==> flow/design.v <==
`timescale 1ns / 1ns  
module paddle_control(
    input clk,
    input en,
    input resetn,
    input [1:0] go,  
	 input [8:0] ball_x,
	 input [7:0] ball_y,
	 output reg [2:0] PADDLE_HIT,
    output reg draw,
	 output reg [8:0] current_state
    );
    reg [8:0] next_state; 
    localparam  BRICK_WIDTH = 8'd16,
					 BRICK_HEIGHT = 8'd8,
					 PADDLE_WIDTH= 8'd32,  
					 PADDLE_HEIGHT = 8'd2,
					 PADDLE_SIZE = 8'd32,
					 PADDLE_Y_POS = 9'd220;    
    always @(posedge clk)
    if(en) begin
		if(resetn) begin
         case (current_state)
					9'd8: current_state <= 2'd2 * go[0] + current_state;  
					9'd280: current_state <= current_state - (2'd2 * go[1]);  
            default: current_state <= (2'd2 * go[0]) - (2'd2 * go[1]) + current_state;  
         endcase
			if (go[0] || go[1]) draw <= 1'b1;
			else draw <= 1'b0;
		end
		if(resetn == 1'b0) begin
			draw <= 1'b1;
			current_state <= 9'd152;
		end
    end  
	 always@(posedge clk) if(en) begin
		PADDLE_HIT <= 0;
		if(ball_y >= PADDLE_Y_POS && ball_y <= PADDLE_Y_POS + 9'd3 && ball_x >= current_state && ball_x <= current_state + PADDLE_WIDTH)  
			PADDLE_HIT <= ((ball_x - current_state) / 9'd8) + 1'b1;
	 end
endmodule
`timescale 1ns / 1ns  
module ball_control(input clk, 
	input en,
	input reset,
	input [2:0] PADDLE_HIT,
	output reg [8:0] x,
	output reg [7:0] y,
	output reg BRICK_HIT,
	output reg [8:0] brick_x,
	output reg [7:0] brick_y
	);
	localparam LEFT_UP = 3'd0, UP_LEFT = 3'd1, UP_RIGHT = 3'd2, RIGHT_UP = 3'd3, LEFT_DOWN = 3'd4, DOWN_LEFT = 3'd5, DOWN_RIGHT = 3'd6, RIGHT_DOWN = 3'd7,
					LEFT_WALL_X = 9'd12,
					TOP_WALL_Y = 8'd20,
					RIGHT_WALL_X = 9'd320 - 9'd12,
					BRICK_WIDTH = 9'd32, BRICK_HEIGHT = 8'd4,
					BRICK_ONE_X = 9'd100, BRICK_ONE_Y = 8'd60,
					BRICK_TWO_X = 9'd150, BRICK_TWO_Y = 8'd60,
					BRICK_THREE_X = 9'd200, BRICK_THREE_Y = 8'd60;
	reg [8:0] d_x;
	reg [7:0] d_y;
	reg [2:0] current_direction;
	reg [1:0] WALL_HIT; 
	reg [2:0] status;  
	always @(posedge clk) if(en) begin
		case(current_direction)
			LEFT_UP: begin
				d_x <= -9'd2;
				d_y <= -8'd1;
			end
			UP_LEFT: begin
				d_x <= -9'd1;
				d_y <= -8'd2;
			end
			UP_RIGHT: begin
				d_x <= 9'd1;
				d_y <= -8'd2;
			end
			RIGHT_UP: begin
				d_x <= 9'd2;
				d_y <= -8'd1;
			end
			LEFT_DOWN: begin
				d_x <= -9'd2;
				d_y <= 8'd1;
			end
			DOWN_LEFT: begin
				d_x <= -9'd1;
				d_y <= 8'd2;
			end
			DOWN_RIGHT: begin
				d_x <= 9'd1;
				d_y <= 8'd2;
			end
			RIGHT_DOWN: begin
				d_x <= 9'd2;
				d_y <= 8'd1;
			end
		endcase
		if(!reset) begin
			x <= 9'd160;
			y <= 8'd218;
			current_direction <= UP_RIGHT; 
			d_x <= 9'd1;
			d_y <= -8'd2;
		end
		if(!reset) begin 
			status <= 3'b111;
			BRICK_HIT <= 1'b0;
		end
		BRICK_HIT <= 1'b0;
		if(y >= BRICK_ONE_Y && y <= (BRICK_ONE_Y + BRICK_HEIGHT) && x >= BRICK_ONE_X && x <= (BRICK_ONE_X + BRICK_WIDTH) && status[0] == 1'b1) begin
			BRICK_HIT <= 1'b1;
			brick_x <= BRICK_ONE_X; brick_y <= BRICK_ONE_Y;
			status[0] <= 1'b0;
			if(current_direction == LEFT_UP || current_direction == UP_LEFT || current_direction == RIGHT_UP || current_direction == UP_RIGHT)
				current_direction <= ((x - BRICK_ONE_X) / 9'd8) + 3'd4;
			else 
				current_direction <= (x - BRICK_ONE_X) / 9'd8;
		end
		if(y >= BRICK_TWO_Y && y <= (BRICK_TWO_Y + BRICK_HEIGHT) && x >= BRICK_TWO_X && x <= (BRICK_TWO_X + BRICK_WIDTH) && status[1] == 1'b1) begin
			BRICK_HIT <= 1'b1;
			brick_x <= BRICK_TWO_X; brick_y <= BRICK_TWO_Y;
			status[1] <= 1'b0;
			if(current_direction == LEFT_UP || current_direction == UP_LEFT || current_direction == RIGHT_UP || current_direction == UP_RIGHT)
				current_direction <= ((x - BRICK_TWO_X) / 9'd8) + 3'd4;
			else 
				current_direction <= (x - BRICK_TWO_X) / 9'd8;
		end
		if(y >= BRICK_THREE_Y && y <= (BRICK_THREE_Y + BRICK_HEIGHT) && x >= BRICK_THREE_X && x <= (BRICK_THREE_X + BRICK_WIDTH) && status[2] == 1'b1) begin
			BRICK_HIT <= 1'b1;
			brick_x <= BRICK_THREE_X; brick_y <= BRICK_THREE_Y;
			status[2] <= 1'b0;
			if(current_direction == LEFT_UP || current_direction == UP_LEFT || current_direction == RIGHT_UP || current_direction == UP_RIGHT)
				current_direction <= ((x - BRICK_THREE_X) / 9'd8) + 3'd4;
			else 
				current_direction <= (x - BRICK_THREE_X) / 9'd8;
		end
		if(reset && PADDLE_HIT !== 0) current_direction <= PADDLE_HIT - 3'b1;
		if(reset && WALL_HIT !== 0) begin
			case(WALL_HIT)
				2'd1: begin case(current_direction)
							LEFT_UP: begin current_direction <= RIGHT_UP;
											d_x <= 9'd2;
											d_y <= -8'd1;
										end
							UP_LEFT: begin current_direction <= UP_RIGHT;
											d_x <= 9'd1;
											d_y <= -8'd2;
										end
							LEFT_DOWN: begin current_direction <= RIGHT_DOWN;
												d_x <= 9'd2;
												d_y <= 8'd1;
											end
							DOWN_LEFT: begin current_direction <= DOWN_RIGHT;
												d_x <= 9'd1;
												d_y <= 8'd2;
											end
						endcase
					end
				2'd2: begin case(current_direction)
							LEFT_UP: begin current_direction <= LEFT_DOWN;
											d_x <= -9'd2;
											d_y <= 8'd1;
										end
							UP_LEFT: begin current_direction <= DOWN_LEFT;
											d_x <= -9'd1;
											d_y <= 8'd2;
										end
							RIGHT_UP: begin current_direction <= RIGHT_DOWN;
											d_x <= 9'd2;
											d_y <= 8'd1;
										end
							UP_RIGHT: begin current_direction <= DOWN_RIGHT;
												d_x <= 9'd1;
												d_y <= 8'd2;
										end
						endcase
					end
				2'd3: begin case(current_direction)
							RIGHT_UP: begin current_direction <= LEFT_UP;
											d_x <= -9'd2;
											d_y <= -8'd1;
										end
							UP_RIGHT: begin current_direction <= UP_LEFT;
											d_x <= -9'd1;
											d_y <= -8'd2;
										end
							RIGHT_DOWN: begin current_direction <= LEFT_DOWN;
												d_x <= -9'd2;
												d_y <= 8'd1;
										end
							DOWN_RIGHT: begin current_direction <= DOWN_LEFT;
												d_x <= -9'd2;
												d_y <= 8'd1;
										end
						endcase
					end
			endcase
		end
		if(reset) begin 
			x <= x + d_x;
			y <= y + d_y;
		end
		if(y >= 8'd235 && y <= 8'd240) begin
			d_x <= 1'b0;
			d_y <= 1'b0;
		end
	end
	always @(posedge clk) if(en) begin
		if(!reset) WALL_HIT <= 2'b0;
		else begin
			if(x <= LEFT_WALL_X) WALL_HIT <= 2'd1; 
			else begin
				if(y <= TOP_WALL_Y) WALL_HIT <= 2'd2;
				else begin
					if(x >= RIGHT_WALL_X) WALL_HIT <= 2'd3;
					else WALL_HIT <= 2'b0;
				end
			end
		end
	end
endmodule
`timescale 1ns / 1ns  
module new_draw(input clk,
	input reset,
	input [8:0] paddle_pos,
	input p_draw,
	input [8:0] ball_x,
	input [7:0] ball_y,
	input fps,
	input BRICK_HIT,
	input [8:0] brick_x,
	input [7:0] brick_y,
	output reg [8:0] x,
	output reg [7:0] y,
	output reg [2:0] color,
	output reg wren);
	reg [30:0] current_state, next_state;	
	reg [8:0] current_paddle;
	reg [8:0] current_ball_x;
	reg [7:0] current_ball_y;
	reg [3:0] current_brick;
	reg paddle_draw;
	reg ball_draw;
	reg brick_hit;
	reg [15:0] wall_draw_progress;
	reg [6:0] paddle_draw_progress;
	reg [31:0] reset_progress;
	reg [8:0] brick_draw_progress;
	localparam  PADDLE_SIZE = 8'd64,
					INIT = 32'd0,
					LEFT_WALL_FINISHED = INIT + 32'd1920,
					TOP_WALL_FINISHED = LEFT_WALL_FINISHED + 32'd2560,
					RIGHT_WALL_FINISHED = TOP_WALL_FINISHED + 32'd1920,
					DRAW_BRICKS = RIGHT_WALL_FINISHED + 1,
					BRICKS_FINISHED = DRAW_BRICKS + 32'd128,
					WAIT = BRICKS_FINISHED + 1'd1,
					PADDLE_ERASE_START = WAIT + 1'd1,
					PADDLE_DRAW_START = PADDLE_ERASE_START + PADDLE_SIZE + 1'd1,
					PADDLE_CYCLE_END = PADDLE_DRAW_START + PADDLE_SIZE + 1'd1,
					BALL_ERASE = PADDLE_CYCLE_END + 1,
					BALL_DRAW = BALL_ERASE + 2'd2,
					BALL_CYCLE_END = BALL_DRAW + 2'd2,
					RESET_START = BRICK_ERASE_END + 1'b1,
					RESET_END = RESET_START + 32'd76800,
					BRICK_ERASE_START = BALL_CYCLE_END + 1'b1,
					BRICK_ERASE_END = BRICK_ERASE_START + 8'd128;
	always @(posedge clk) begin
		case (current_state)
			WAIT: next_state <= ball_draw ? BALL_ERASE : (paddle_draw ? PADDLE_ERASE_START: WAIT);  
			PADDLE_CYCLE_END: next_state <= (ball_draw ? BALL_ERASE : WAIT);
			BALL_CYCLE_END: next_state <= (brick_hit ? BRICK_ERASE_START : WAIT);
			BRICKS_FINISHED: begin
				if(current_brick < 3'd3) next_state <= DRAW_BRICKS;
				else next_state <= WAIT;
			end
			BRICK_ERASE_END: next_state <= (paddle_draw ? PADDLE_ERASE_START : WAIT);
			RESET_END: next_state <= INIT;
			default: next_state <= current_state + 1'd1;
		endcase			
		if(!reset) begin
			current_state <= INIT;
		end
		else current_state <= next_state;
	end
	always @(posedge clk) begin
		if(fps) ball_draw <= 1'b1;
		if(BRICK_HIT) brick_hit <= 1'b1;
		if(!reset) begin 
			brick_hit <= 1'b0;
			current_brick <= 3'b0;
		end
		case (current_state)
			INIT: begin 
				wall_draw_progress <= 16'd0;
				wren <= 1'b1;
			end	
			LEFT_WALL_FINISHED: begin
				wall_draw_progress <= 16'd0;
			end
			TOP_WALL_FINISHED: begin
				wall_draw_progress <= 16'd0;
			end
			WAIT: begin
				paddle_draw <= p_draw;
				wren <= 1'b0;
			end
			PADDLE_ERASE_START: begin 
				wren <= 1'b1;
				paddle_draw_progress <= 6'd0;
			end
			PADDLE_DRAW_START: begin
				paddle_draw_progress <= 6'd0;
				current_paddle <= paddle_pos;
			end
			PADDLE_CYCLE_END: paddle_draw <= 1'b0;
			BALL_ERASE: wren <= 1'b1;
			BALL_DRAW: begin
				current_ball_x <= ball_x;
				current_ball_y <= ball_y;
			end
			BALL_CYCLE_END: ball_draw <= 1'b0;
			RESET_START: begin 
				wren <= 1'b1;
				reset_progress <= 32'd0;
				y <= 8'd8;
			end
			DRAW_BRICKS: begin 
				wren <= 1'b1;
				brick_draw_progress <= 9'd0;
				current_brick <= current_brick + 1'b1;
			end
			BRICKS_FINISHED: wren <= 1'b0;
			BRICK_ERASE_START: brick_draw_progress <= 9'd0;
			BRICK_ERASE_END: brick_hit <= 1'b0;
			default: begin
				if(INIT < current_state && current_state < LEFT_WALL_FINISHED) begin
					color <= 3'b100;
					x <= wall_draw_progress % 4'd8;
					y <= wall_draw_progress / 4'd8;
				end
				if(LEFT_WALL_FINISHED < current_state && current_state < TOP_WALL_FINISHED) begin
					color <= 3'b100;
					x <= wall_draw_progress % 9'd320;
					y <= wall_draw_progress / 9'd320;
				end
				if(TOP_WALL_FINISHED < current_state && current_state < RIGHT_WALL_FINISHED) begin
					color <= 3'b100;
					x <= 9'd320 - (wall_draw_progress % 4'd8);
					y <= wall_draw_progress / 4'd8;
				end
				if(PADDLE_ERASE_START < current_state && current_state < PADDLE_DRAW_START) begin
					color <= 3'b000;
					x <= current_paddle + (paddle_draw_progress % 6'd32);
					y <= 9'd220 + (paddle_draw_progress / 6'd32);
				end
				if(PADDLE_DRAW_START < current_state && current_state < PADDLE_CYCLE_END) begin
					color <= 3'b001;
					x <= current_paddle + (paddle_draw_progress % 6'd32);
					y <= 9'd220 + (paddle_draw_progress / 6'd32);
				end
				if(BALL_ERASE < current_state && current_state < BALL_DRAW) begin
					color <= 3'b000;
					x <= current_ball_x;
					y <= current_ball_y;
				end
				if(BALL_DRAW < current_state && current_state < BALL_CYCLE_END) begin
					color <= 3'b010;
					x <= current_ball_x;
					y <= current_ball_y;
				end
				if(RESET_START < current_state && current_state < RESET_END) begin
					color<= 3'b000;
					x <= reset_progress % 9'd320;
					y <= reset_progress / 9'd320;
				end
				if(DRAW_BRICKS < current_state && current_state < BRICKS_FINISHED && current_brick == 4'd1) begin
					color <= 3'b110;
					x <= 9'd100 + (brick_draw_progress % 9'd32);
					y <= 8'd60 + (brick_draw_progress / 8'd32);
				end
				if(DRAW_BRICKS < current_state && current_state < BRICKS_FINISHED && current_brick == 4'd2) begin
					color <= 3'b110;
					x <= 9'd150 + (brick_draw_progress % 9'd32);
					y <= 8'd60 + (brick_draw_progress / 8'd32);
				end
				if(DRAW_BRICKS < current_state && current_state < BRICKS_FINISHED && current_brick == 4'd3) begin
					color <= 3'b110;
					x <= 9'd200 + (brick_draw_progress % 9'd32);
					y <= 8'd60 + (brick_draw_progress / 8'd32);
				end
				if(BRICK_ERASE_START < current_state && current_state < BRICK_ERASE_END) begin
					wren <= 1'b1;
					color <= 3'b000;
					x <= brick_x + (brick_draw_progress % 9'd32);
					y <= brick_y + (brick_draw_progress / 8'd32);
				end
				wall_draw_progress <= wall_draw_progress + 1'b1;
				paddle_draw_progress <= paddle_draw_progress + 1'b1;
				reset_progress <= reset_progress + 1'b1;
				brick_draw_progress <= brick_draw_progress + 1'b1;
			end
		endcase
		if(!reset) begin
			x <= 9'd0;
			y <= 8'd0;
			color <= 3'b000;
			paddle_draw <= 1'b0;
			current_paddle <= 9'd152;
			current_ball_x <= 9'd160;
			current_ball_y <= 8'd218;
		end
	end
endmodule
`timescale 1ns / 1ns  
module breakout
	(
		input         clk,
		input         resetn,        
		input  [1:0]  go,            
		input         paddle_tick,   
		input         ball_tick,     
		output [8:0]  x,
		output [7:0]  y,
		output [2:0]  colour,
		output        plot
	);
	 wire draw_paddle;
	 wire[8:0] paddle_pos;
	 wire[8:0] ball_x; wire [7:0] ball_y;
	 wire[2:0] BALL_HIT;
	 wire BRICK_HIT;
	 wire [8:0] brick_x;
	 wire [7:0] brick_y;
	 wire fps_clock = paddle_tick | ~resetn;
	 wire thirty_clock = ball_tick | ~resetn;
	paddle_control PC(.clk(clk), .en(fps_clock), .resetn(resetn), .go(go), .ball_x(ball_x), .ball_y(ball_y), .draw(draw_paddle), .current_state(paddle_pos), .PADDLE_HIT(BALL_HIT));
	ball_control BC(.clk(clk), .en(thirty_clock), .reset(resetn), .x(ball_x), .y(ball_y), .PADDLE_HIT(BALL_HIT), .BRICK_HIT(BRICK_HIT), .brick_x(brick_x), .brick_y(brick_y));
	new_draw ND(.clk(clk), .reset(resetn), .paddle_pos(paddle_pos), .p_draw(draw_paddle), .ball_x(ball_x), .ball_y(ball_y), .x(x), .y(y), .color(colour), .wren(plot), .fps(thirty_clock), .BRICK_HIT(BRICK_HIT), .brick_x(brick_x), .brick_y(brick_y));
endmodule
==> reports on breakout <==
# Reports on breakout

Module breakout before and after one edit of its RTL, step after step.
"original" refers to lines of the RTL above, "edited" to lines of the edited file.
"difference": "edited" minus "original" as printed here.
Operators carry their Yosys type and port widths (W data, S select, Z words).
Not given: --

Top module: breakout
Clock input: clk
Library: sky130hd
Library corner: tt_025C_1v80

# Edit of the RTL

Unified diff, file above to edited file.
The edit is scripted: it alters the design's behaviour and was not made to optimise anything.

```diff
@@ -424,8 +424,12 @@
 		input         ball_tick,     
 		output [8:0]  x,
-		output [7:0]  y,
+		output [7:0]  y_o,
 		output [2:0]  colour,
 		output        plot
 	);
+	 wire [7:0] y;
+	 reg [7:0] y_d1;
+	 always @(posedge clk) y_d1 <= y;
+	 assign y_o = y_d1;
 	 wire draw_paddle;
 	 wire[8:0] paddle_pos;
```

# Elaborated design

Yosys after proc, flatten, opt, wreduce and memory -nomap, before mapping. Print and check cells are not counted. Equal cells are merged and count once.
Yosys's memory passes give these memory sizes; they may raise the number of words (mostly to a power of two), join words into wider ones and drop unused or constant bits.

Bit counts:

| element                         | original | edited | difference |
| memories kept                   | 1        | 1      | 0 |
| input port bits                 | 6        | 6      | 0 |
| ROM bits                        | 136      | 136    | 0 |
| word-level cells                | 302      | 303    | +1 |
| flip-flop bits (word level)     | 243      | 251    | +8 |
| clocked read ports x word width | 17       | 17     | 0 |

Operators by class:

| element                          | original | edited | difference |
| div/mod/pow operators            | 4        | 4      | 0 |
| reductions and logical operators | 67       | 67     | 0 |
| muxes and demuxes                | 87       | 87     | 0 |
| add/sub/neg operators            | 30       | 30     | 0 |
| order comparisons                | 38       | 38     | 0 |
| equal/unequal tests              | 36       | 36     | 0 |
| bitwise logic cells              | 6        | 6      | 0 |

Memory list:

| element                                 | original   | edited |
| words x width with read and write ports | 8x17 r1 w0 | 8x17 r1 w0 |

Operators by type and width:

| kind                   | original | edited | difference |
| $logic_and A1 B1 Y1    | 29       | 29     | 0 |
| $mux W3                | 22       | 22     | 0 |
| $mux W8                | 16       | 16     | 0 |
| $mux W9                | 14       | 14     | 0 |
| $eq A31 B13 Y1 const B | 13       | 13     | 0 |
| $reduce_or A2 Y1       | 11       | 11     | 0 |
| $lt A13 B31 Y1 const A | 8        | 8      | 0 |
| $lt A31 B13 Y1 const B | 8        | 8      | 0 |
| $reduce_and A2 Y1      | 7        | 7      | 0 |
| $mux W1                | 6        | 6      | 0 |
| $eq A3 B3 Y1 const B   | 4        | 4      | 0 |
| $logic_or A1 B1 Y1     | 4        | 4      | 0 |
| $ne A2 B1 Y1 const B   | 4        | 4      | 0 |
| $not A1 Y1             | 4        | 4      | 0 |
| $pmux W9 S2            | 4        | 4      | 0 |
| $add A3 B3 Y3 const B  | 3        | 3      | 0 |
| $le A9 B8 Y1 const B   | 3        | 3      | 0 |
| $mux W10               | 3        | 3      | 0 |
| $pmux W3 S4            | 3        | 3      | 0 |
| $add A8 B5 Y9 const A  | 2        | 2      | 0 |
| $add A9 B9 Y9          | 2        | 2      | 0 |
| $eq A2 B2 Y1 const B   | 2        | 2      | 0 |
| $eq A3 B2 Y1 const B   | 2        | 2      | 0 |
| $eq A4 B2 Y1 const B   | 2        | 2      | 0 |
| $ge A8 B8 Y1 const B   | 2        | 2      | 0 |
| $ge A9 B8 Y1 const B   | 2        | 2      | 0 |
| $le A8 B8 Y1 const B   | 2        | 2      | 0 |
| $mux W2                | 2        | 2      | 0 |

Not every row of either side is listed.

# Logic depth

Longest topological path by Yosys (ltp), each cell counted once; first at word level (registers and memories cut), then after technology mapping (sequential cells cut; the memories' decode and read muxes count).

Depth:

| element                       | original | edited | difference |
| depth after elaboration       | 15       | 15     | 0 |
| ABC_AREA                      | 0        | 0      | -- |
| gate-level depth with buffers | 35       | 41     | +6 |

# Mapped cells and area

The flow's flattened synthesis, as Yosys stat reports it; memories are mapped. The netlist is that of the ABC_AREA named above (0 if unset); the other value can give another one.

Cell types:

| type                      | original | edited | difference |
| sky130_fd_sc_hd__a21oi_1  | 118      | 154    | +36 |
| sky130_fd_sc_hd__nor2_1   | 260      | 231    | -29 |
| sky130_fd_sc_hd__nand3_1  | 106      | 123    | +17 |
| sky130_fd_sc_hd__nand2_1  | 248      | 262    | +14 |
| sky130_fd_sc_hd__clkbuf_1 | 90       | 104    | +14 |
| sky130_fd_sc_hd__nor3_1   | 59       | 70     | +11 |
| sky130_fd_sc_hd__o21ai_0  | 99       | 107    | +8 |
| sky130_fd_sc_hd__xnor2_1  | 79       | 87     | +8 |
| sky130_fd_sc_hd__nand4_1  | 37       | 29     | -8 |
| sky130_fd_sc_hd__a211oi_1 | 24       | 32     | +8 |
| sky130_fd_sc_hd__o211ai_1 | 19       | 27     | +8 |
| sky130_fd_sc_hd__or3_1    | 19       | 11     | -8 |
| sky130_fd_sc_hd__and2_1   | 55       | 62     | +7 |
| sky130_fd_sc_hd__a31oi_1  | 31       | 24     | -7 |
| sky130_fd_sc_hd__o21a_1   | 13       | 20     | +7 |
| sky130_fd_sc_hd__o221ai_1 | 10       | 17     | +7 |
| sky130_fd_sc_hd__dfxtp_1  | 119      | 125    | +6 |
| sky130_fd_sc_hd__a21boi_0 | 8        | 2      | -6 |

Not every row of either side is listed.

Synthesis totals:

| element                         | original | edited  | difference |
| area of sequential cells (um^2) | 5895.7   | 6075.8  | +180.1 |
| cells in the netlist            | 2193     | 2351    | +158 |
| chip area (Yosys) (um^2)        | 17815.8  | 19085.8 | +1270.0 |
| flip-flops                      | 236      | 244     | +8 |

The figures by module come from a second, unflattened synthesis with its own total; it is not the netlist above.

Second synthesis, totals:

| element                                        | original | edited  | difference |
| cells (unflattened synthesis)                  | 2498     | 2506    | +8 |
| area total of the unflattened synthesis (um^2) | 20221.9  | 20382.0 | +160.1 |

Each row is one instance without its submodules.

By module, original:

| module         | cells | area (um^2) | times used |
| new_draw       | 1966  | 15327.2     | 1 |
| ball_control   | 386   | 3550.9      | 1 |
| paddle_control | 144   | 1331.3      | 1 |
| breakout       | 2     | 12.5        | 1 |

By module, edited:

| module         | cells | area (um^2) | times used |
| new_draw       | 1966  | 15327.2     | 1 |
| ball_control   | 386   | 3550.9      | 1 |
| paddle_control | 144   | 1331.3      | 1 |
| breakout       | 10    | 172.7       | 1 |

# Timing after synthesis

Source: OpenSTA report_checks on the synthesized netlist (no wires, ideal clock, input and output delay 20% of the period each), path of least setup slack; recovery checks are left aside. Register names are those of the netlist, which keeps one name where synthesis merged equal registers.

Timing after synthesis:

| element                           | original                       | edited                         | difference |
| path type                         | register -> register           | register -> register           | -- |
| start point                       | register ND.reset_progress[27] | register ND.reset_progress[28] | -- |
| end point                         | register ND.x[8]               | register ND.x[7]               | -- |
| clock period (ns)                 | 20.0                           | 20.0                           | 0.0 |
| data arrival time (ns)            | 6.811                          | 8.862                          | +2.051 |
| path delay (ns)                   | 6.951                          | 8.995                          | +2.044 |
| slack (ns)                        | 13.049                         | 11.004                         | -2.045 |
| launch time at the first pin (ns) | 0.000                          | 0.000                          | 0.000 |
| stages on the path                | 33                             | 38                             | +5 |
| synthesis period reached (ns)     | 6.951                          | 8.996                          | +2.045 |

"path delay" is the arrival time less input delay plus setup time.
"stages on the path": output pins that drive a net of the path, with the launching flip-flop's if there is one; two outputs of one cell count as two.
"synthesis period reached" = period - worst setup slack (recovery checks aside). The figure is calculated, with input and output delays left at 20% of the set period.
The rows between start and end are the longest chain of elaborated cells between them; the timing report does not say that the signal goes this way. Where chains are equally long, one stands for them.
A line is the first line of the expression or statement that the cell stems from. Yosys adds cells for indexed reads and writes and turns some case tables into memories.
A register here has more assigning lines than the two given.

Between the ends, after synthesis, original:
Path through: sky130_fd_sc_hd__edfxtp_1 -> sky130_fd_sc_hd__buf_4 -> sky130_fd_sc_hd__nor2_1 -> sky130_fd_sc_hd__o22ai_2 -> sky130_fd_sc_hd__a21oi_4 -> sky130_fd_sc_hd__nand2_2 -> sky130_fd_sc_hd__or4_4 -> sky130_fd_sc_hd__buf_6 -> sky130_fd_sc_hd__a311oi_2 -> sky130_fd_sc_hd__xnor2_1 -> sky130_fd_sc_hd__nor4b_1 -> sky130_fd_sc_hd__a21oi_1 -> sky130_fd_sc_hd__o21a_1 -> sky130_fd_sc_hd__buf_2 -> sky130_fd_sc_hd__and4_1 -> sky130_fd_sc_hd__a211oi_2 -> sky130_fd_sc_hd__o211ai_2 -> sky130_fd_sc_hd__o2bb2ai_1 -> sky130_fd_sc_hd__buf_4 -> sky130_fd_sc_hd__and3_1 -> sky130_fd_sc_hd__o22a_1 -> sky130_fd_sc_hd__nor4_4 -> sky130_fd_sc_hd__nand3_1 -> sky130_fd_sc_hd__nor3b_2 -> sky130_fd_sc_hd__o22ai_4 -> sky130_fd_sc_hd__buf_2 -> sky130_fd_sc_hd__a21oi_1 -> sky130_fd_sc_hd__a211oi_2 -> sky130_fd_sc_hd__buf_2 -> sky130_fd_sc_hd__o32ai_1 -> sky130_fd_sc_hd__a221o_1 -> sky130_fd_sc_hd__a31oi_1 -> sky130_fd_sc_hd__a21oi_1
Length of the longest elaborated chain: 6
Elaborated cells between the ends (all ways): 6
Source lines of those cells: 6

Ends and longest elaborated chain, after synthesis, original:

| element         | line | RTL |
| start, declared | 250  | `reg [31:0] reset_progress;` |
| start, assigned | 327  | `reset_progress <= 32'd0;` |
| start, assigned | 402  | `reset_progress <= reset_progress + 1'b1;` |
| $mod A32 B9 Y32 | 376  | `x <= reset_progress % 9'd320;` |
| $mux W9         | 374  | `if(RESET_START < current_state && current_state < RESET_END) begin` |
| $mux W9         | 379  | `if(DRAW_BRICKS < current_state && current_state < BRICKS_FINISHED && current_brick == 4'd1) begin` |
| $mux W9         | 384  | `if(DRAW_BRICKS < current_state && current_state < BRICKS_FINISHED && current_brick == 4'd2) begin` |
| $mux W9         | 389  | `if(DRAW_BRICKS < current_state && current_state < BRICKS_FINISHED && current_brick == 4'd3) begin` |
| $mux W9         | 394  | `if(BRICK_ERASE_START < current_state && current_state < BRICK_ERASE_END) begin` |
| end, assigned   | 391  | `x <= 9'd200 + (brick_draw_progress % 9'd32);` |
| end, assigned   | 397  | `x <= brick_x + (brick_draw_progress % 9'd32);` |
| end, declared   | 236  | `output reg [8:0] x,` |

Between the ends, after synthesis, edited:
Path through: sky130_fd_sc_hd__edfxtp_1 -> sky130_fd_sc_hd__buf_2 -> sky130_fd_sc_hd__nor3b_1 -> sky130_fd_sc_hd__a22oi_1 -> sky130_fd_sc_hd__a31oi_2 -> sky130_fd_sc_hd__nor3_1 -> sky130_fd_sc_hd__o2bb2ai_1 -> sky130_fd_sc_hd__a21bo_1 -> sky130_fd_sc_hd__or2_4 -> sky130_fd_sc_hd__or4b_1 -> sky130_fd_sc_hd__buf_2 -> sky130_fd_sc_hd__nand3_2 -> sky130_fd_sc_hd__o2111ai_2 -> sky130_fd_sc_hd__and2_1 -> sky130_fd_sc_hd__mux2_2 -> sky130_fd_sc_hd__nor4_1 -> sky130_fd_sc_hd__nor3_1 -> sky130_fd_sc_hd__or4_4 -> (+2 left out) -> sky130_fd_sc_hd__a31o_2 -> sky130_fd_sc_hd__nand2b_1 -> sky130_fd_sc_hd__o22ai_2 -> sky130_fd_sc_hd__o32ai_1 -> sky130_fd_sc_hd__mux2_2 -> sky130_fd_sc_hd__o311ai_4 -> sky130_fd_sc_hd__buf_4 -> sky130_fd_sc_hd__xnor2_1 -> sky130_fd_sc_hd__a21oi_1 -> sky130_fd_sc_hd__o31ai_1 -> sky130_fd_sc_hd__a21oi_1 -> sky130_fd_sc_hd__o221a_1 -> sky130_fd_sc_hd__buf_2 -> sky130_fd_sc_hd__a2111oi_0 -> sky130_fd_sc_hd__a21oi_1 -> sky130_fd_sc_hd__xnor2_1 -> sky130_fd_sc_hd__a2111oi_0 -> sky130_fd_sc_hd__o22ai_1
Length of the longest elaborated chain: 6
Elaborated cells between the ends (all ways): 6
Source lines of those cells: 6

Ends and longest elaborated chain, after synthesis, edited:

| element         | line | RTL |
| start, declared | 250  | `reg [31:0] reset_progress;` |
| start, assigned | 327  | `reset_progress <= 32'd0;` |
| start, assigned | 402  | `reset_progress <= reset_progress + 1'b1;` |
| $mod A32 B9 Y32 | 376  | `x <= reset_progress % 9'd320;` |
| $mux W9         | 374  | `if(RESET_START < current_state && current_state < RESET_END) begin` |
| $mux W9         | 379  | `if(DRAW_BRICKS < current_state && current_state < BRICKS_FINISHED && current_brick == 4'd1) begin` |
| $mux W9         | 384  | `if(DRAW_BRICKS < current_state && current_state < BRICKS_FINISHED && current_brick == 4'd2) begin` |
| $mux W9         | 389  | `if(DRAW_BRICKS < current_state && current_state < BRICKS_FINISHED && current_brick == 4'd3) begin` |
| $mux W9         | 394  | `if(BRICK_ERASE_START < current_state && current_state < BRICK_ERASE_END) begin` |
| end, assigned   | 391  | `x <= 9'd200 + (brick_draw_progress % 9'd32);` |
| end, assigned   | 397  | `x <= brick_x + (brick_draw_progress % 9'd32);` |
| end, declared   | 236  | `output reg [8:0] x,` |

# Worst path after layout

Path of least setup slack in the final report of the runs of set A (OpenROAD, finished layout, wires in). Where an end is a register, its clock arrival counts in the times.

Timing post-layout:

| element                           | original                       | edited                         | difference |
| path type                         | register -> register           | register -> register           | -- |
| start point                       | register ND.reset_progress[30] | register ND.reset_progress[30] | -- |
| end point                         | register ND.x[6]               | register ND.x[7]               | -- |
| data arrival time (ns)            | 9.19                           | 9.92                           | +0.73 |
| slack (ns)                        | 0.64                           | -0.18                          | -0.82 |
| clock period (ns)                 | 9.36                           | 9.36                           | 0.00 |
| launch time at the first pin (ns) | 0.51                           | 0.53                           | +0.02 |
| stages on the path                | 28                             | 43                             | +15 |

The rows between start and end are the longest chain of elaborated cells between them; the timing report does not say that the signal goes this way. Where chains are equally long, one stands for them.
A register here has more assigning lines than the two given.

Between the ends, post-layout, original:
Path through: sky130_fd_sc_hd__edfxtp_1 -> sky130_fd_sc_hd__or4b_1 -> sky130_fd_sc_hd__a31oi_2 -> sky130_fd_sc_hd__a211o_2 -> sky130_fd_sc_hd__mux2i_1 -> sky130_fd_sc_hd__o221ai_1 -> sky130_fd_sc_hd__a311oi_4 -> sky130_fd_sc_hd__nor4_1 -> sky130_fd_sc_hd__o31ai_1 -> sky130_fd_sc_hd__o21a_1 -> sky130_fd_sc_hd__o22ai_1 -> sky130_fd_sc_hd__a211oi_2 -> sky130_fd_sc_hd__o211ai_4 -> sky130_fd_sc_hd__o2bb2ai_1 -> sky130_fd_sc_hd__and3_1 -> sky130_fd_sc_hd__o22a_1 -> sky130_fd_sc_hd__nor4_4 -> sky130_fd_sc_hd__nand3_1 -> sky130_fd_sc_hd__nor3b_2 -> sky130_fd_sc_hd__o22ai_4 -> sky130_fd_sc_hd__o32ai_1 -> sky130_fd_sc_hd__o21ai_1 -> sky130_fd_sc_hd__o2111a_1 -> sky130_fd_sc_hd__nor4_1 -> sky130_fd_sc_hd__a311o_1 -> sky130_fd_sc_hd__a22o_1 -> sky130_fd_sc_hd__xor2_1 -> sky130_fd_sc_hd__a311oi_2
Length of the longest elaborated chain: 6
Elaborated cells between the ends (all ways): 6
Source lines of those cells: 6

Ends and longest elaborated chain, post-layout, original:

| element         | line | RTL |
| start, declared | 250  | `reg [31:0] reset_progress;` |
| start, assigned | 327  | `reset_progress <= 32'd0;` |
| start, assigned | 402  | `reset_progress <= reset_progress + 1'b1;` |
| $mod A32 B9 Y32 | 376  | `x <= reset_progress % 9'd320;` |
| $mux W9         | 374  | `if(RESET_START < current_state && current_state < RESET_END) begin` |
| $mux W9         | 379  | `if(DRAW_BRICKS < current_state && current_state < BRICKS_FINISHED && current_brick == 4'd1) begin` |
| $mux W9         | 384  | `if(DRAW_BRICKS < current_state && current_state < BRICKS_FINISHED && current_brick == 4'd2) begin` |
| $mux W9         | 389  | `if(DRAW_BRICKS < current_state && current_state < BRICKS_FINISHED && current_brick == 4'd3) begin` |
| $mux W9         | 394  | `if(BRICK_ERASE_START < current_state && current_state < BRICK_ERASE_END) begin` |
| end, assigned   | 391  | `x <= 9'd200 + (brick_draw_progress % 9'd32);` |
| end, assigned   | 397  | `x <= brick_x + (brick_draw_progress % 9'd32);` |
| end, declared   | 236  | `output reg [8:0] x,` |

Between the ends, post-layout, edited:
Path through: sky130_fd_sc_hd__edfxtp_1 -> sky130_fd_sc_hd__buf_4 -> sky130_fd_sc_hd__or3b_1 -> sky130_fd_sc_hd__a21o_1 -> sky130_fd_sc_hd__a31o_1 -> sky130_fd_sc_hd__nand2_2 -> sky130_fd_sc_hd__buf_4 -> sky130_fd_sc_hd__a211oi_1 -> sky130_fd_sc_hd__o21a_1 -> sky130_fd_sc_hd__o21a_1 -> sky130_fd_sc_hd__buf_4 -> sky130_fd_sc_hd__buf_4 -> sky130_fd_sc_hd__a2bb2oi_1 -> sky130_fd_sc_hd__mux2_2 -> sky130_fd_sc_hd__a221oi_1 -> sky130_fd_sc_hd__a21o_1 -> sky130_fd_sc_hd__a32o_1 -> sky130_fd_sc_hd__a221oi_4 -> (+7 left out) -> sky130_fd_sc_hd__nor2_1 -> sky130_fd_sc_hd__buf_4 -> sky130_fd_sc_hd__o221ai_1 -> sky130_fd_sc_hd__a311oi_1 -> sky130_fd_sc_hd__o32a_1 -> sky130_fd_sc_hd__o311ai_4 -> sky130_fd_sc_hd__buf_6 -> sky130_fd_sc_hd__buf_4 -> sky130_fd_sc_hd__a21o_1 -> sky130_fd_sc_hd__o21ai_1 -> sky130_fd_sc_hd__nor4_1 -> sky130_fd_sc_hd__a31oi_1 -> sky130_fd_sc_hd__o211ai_1 -> sky130_fd_sc_hd__a2111oi_1 -> sky130_fd_sc_hd__a21oi_1 -> sky130_fd_sc_hd__xnor2_1 -> sky130_fd_sc_hd__a2111oi_1 -> sky130_fd_sc_hd__o22ai_1
Length of the longest elaborated chain: 6
Elaborated cells between the ends (all ways): 6
Source lines of those cells: 6

Ends and longest elaborated chain, post-layout, edited:

| element         | line | RTL |
| start, declared | 250  | `reg [31:0] reset_progress;` |
| start, assigned | 327  | `reset_progress <= 32'd0;` |
| start, assigned | 402  | `reset_progress <= reset_progress + 1'b1;` |
| $mod A32 B9 Y32 | 376  | `x <= reset_progress % 9'd320;` |
| $mux W9         | 374  | `if(RESET_START < current_state && current_state < RESET_END) begin` |
| $mux W9         | 379  | `if(DRAW_BRICKS < current_state && current_state < BRICKS_FINISHED && current_brick == 4'd1) begin` |
| $mux W9         | 384  | `if(DRAW_BRICKS < current_state && current_state < BRICKS_FINISHED && current_brick == 4'd2) begin` |
| $mux W9         | 389  | `if(DRAW_BRICKS < current_state && current_state < BRICKS_FINISHED && current_brick == 4'd3) begin` |
| $mux W9         | 394  | `if(BRICK_ERASE_START < current_state && current_state < BRICK_ERASE_END) begin` |
| end, assigned   | 391  | `x <= 9'd200 + (brick_draw_progress % 9'd32);` |
| end, assigned   | 397  | `x <= brick_x + (brick_draw_progress % 9'd32);` |
| end, declared   | 236  | `output reg [8:0] x,` |

# Layout results

Runs of the flow (Yosys, OpenROAD) on both versions; the two runs of a pair have the same settings. The constraints put input and output delay at 20% of the set period each and load the outputs with 0.01 pF.

Flow settings, set A:
CORE_UTILIZATION: 40
period_ns: 9.36
CAP_MARGIN: 20
CORE_MARGIN: 2
SLEW_MARGIN: 20

Final reports, set A:

| element                                 | original | edited  | difference |
| total die area (um^2)                   | 46244.4  | 49477.3 | +3232.9 |
| standard-cell area after routing (um^2) | 19384.8  | 23388.7 | +4003.9 |
| worst setup slack after layout (ns)     | 0.636    | -0.178  | -0.814 |
| achieved period (ns)                    | 8.724    | 9.538   | +0.814 |
| final worst hold slack (ns)             | 0.430    | 0.352   | -0.078 |
| mapped cell area after synthesis (um^2) | 17815.8  | 19085.8 | +1270.0 |
| sum of negative setup slack (ns)        | 0.000    | -0.406  | -0.406 |
| utilization in the final report (%)     | 43.9     | 49.3    | +5.4 |
| total power of the final layout (mW)    | 3.797    | 4.111   | +0.314 |

Flow settings, set B:
ABC_AREA: 1
CAP_MARGIN: 20
CELL_PAD_IN_SITES_DETAIL_PLACEMENT: 2
CORE_UTILIZATION: 27
GPL_ROUTABILITY_DRIVEN: 1
MIN_ROUTING_LAYER: met2
PLACE_DENSITY_LB_ADDON: 0.05
TNS_END_PERCENT: 20
period_ns: 7.43
CORE_MARGIN: 2
SLEW_MARGIN: 20

Final reports, set B:

| element                                 | original | edited  | difference |
| total die area (um^2)                   | 64231.8  | 64788.1 | +556.3 |
| standard-cell area after routing (um^2) | 22407.7  | 22864.4 | +456.7 |
| worst setup slack after layout (ns)     | -3.182   | -3.609  | -0.427 |
| achieved period (ns)                    | 10.612   | 11.039  | +0.427 |
| final worst hold slack (ns)             | 0.411    | 0.350   | -0.061 |
| mapped cell area after synthesis (um^2) | 16799.9  | 16947.5 | +147.6 |
| sum of negative setup slack (ns)        | -25.567  | -28.873 | -3.306 |
| utilization in the final report (%)     | 36.4     | 37.0    | +0.6 |
| total power of the final layout (mW)    | 4.902    | 5.119   | +0.217 |

"achieved period" means the clock period less the worst setup slack. The figure is calculated, with input and output delays left at 20% of the set period.
"total power of the final layout" is the tool's figure for a default switching activity; nothing was simulated.
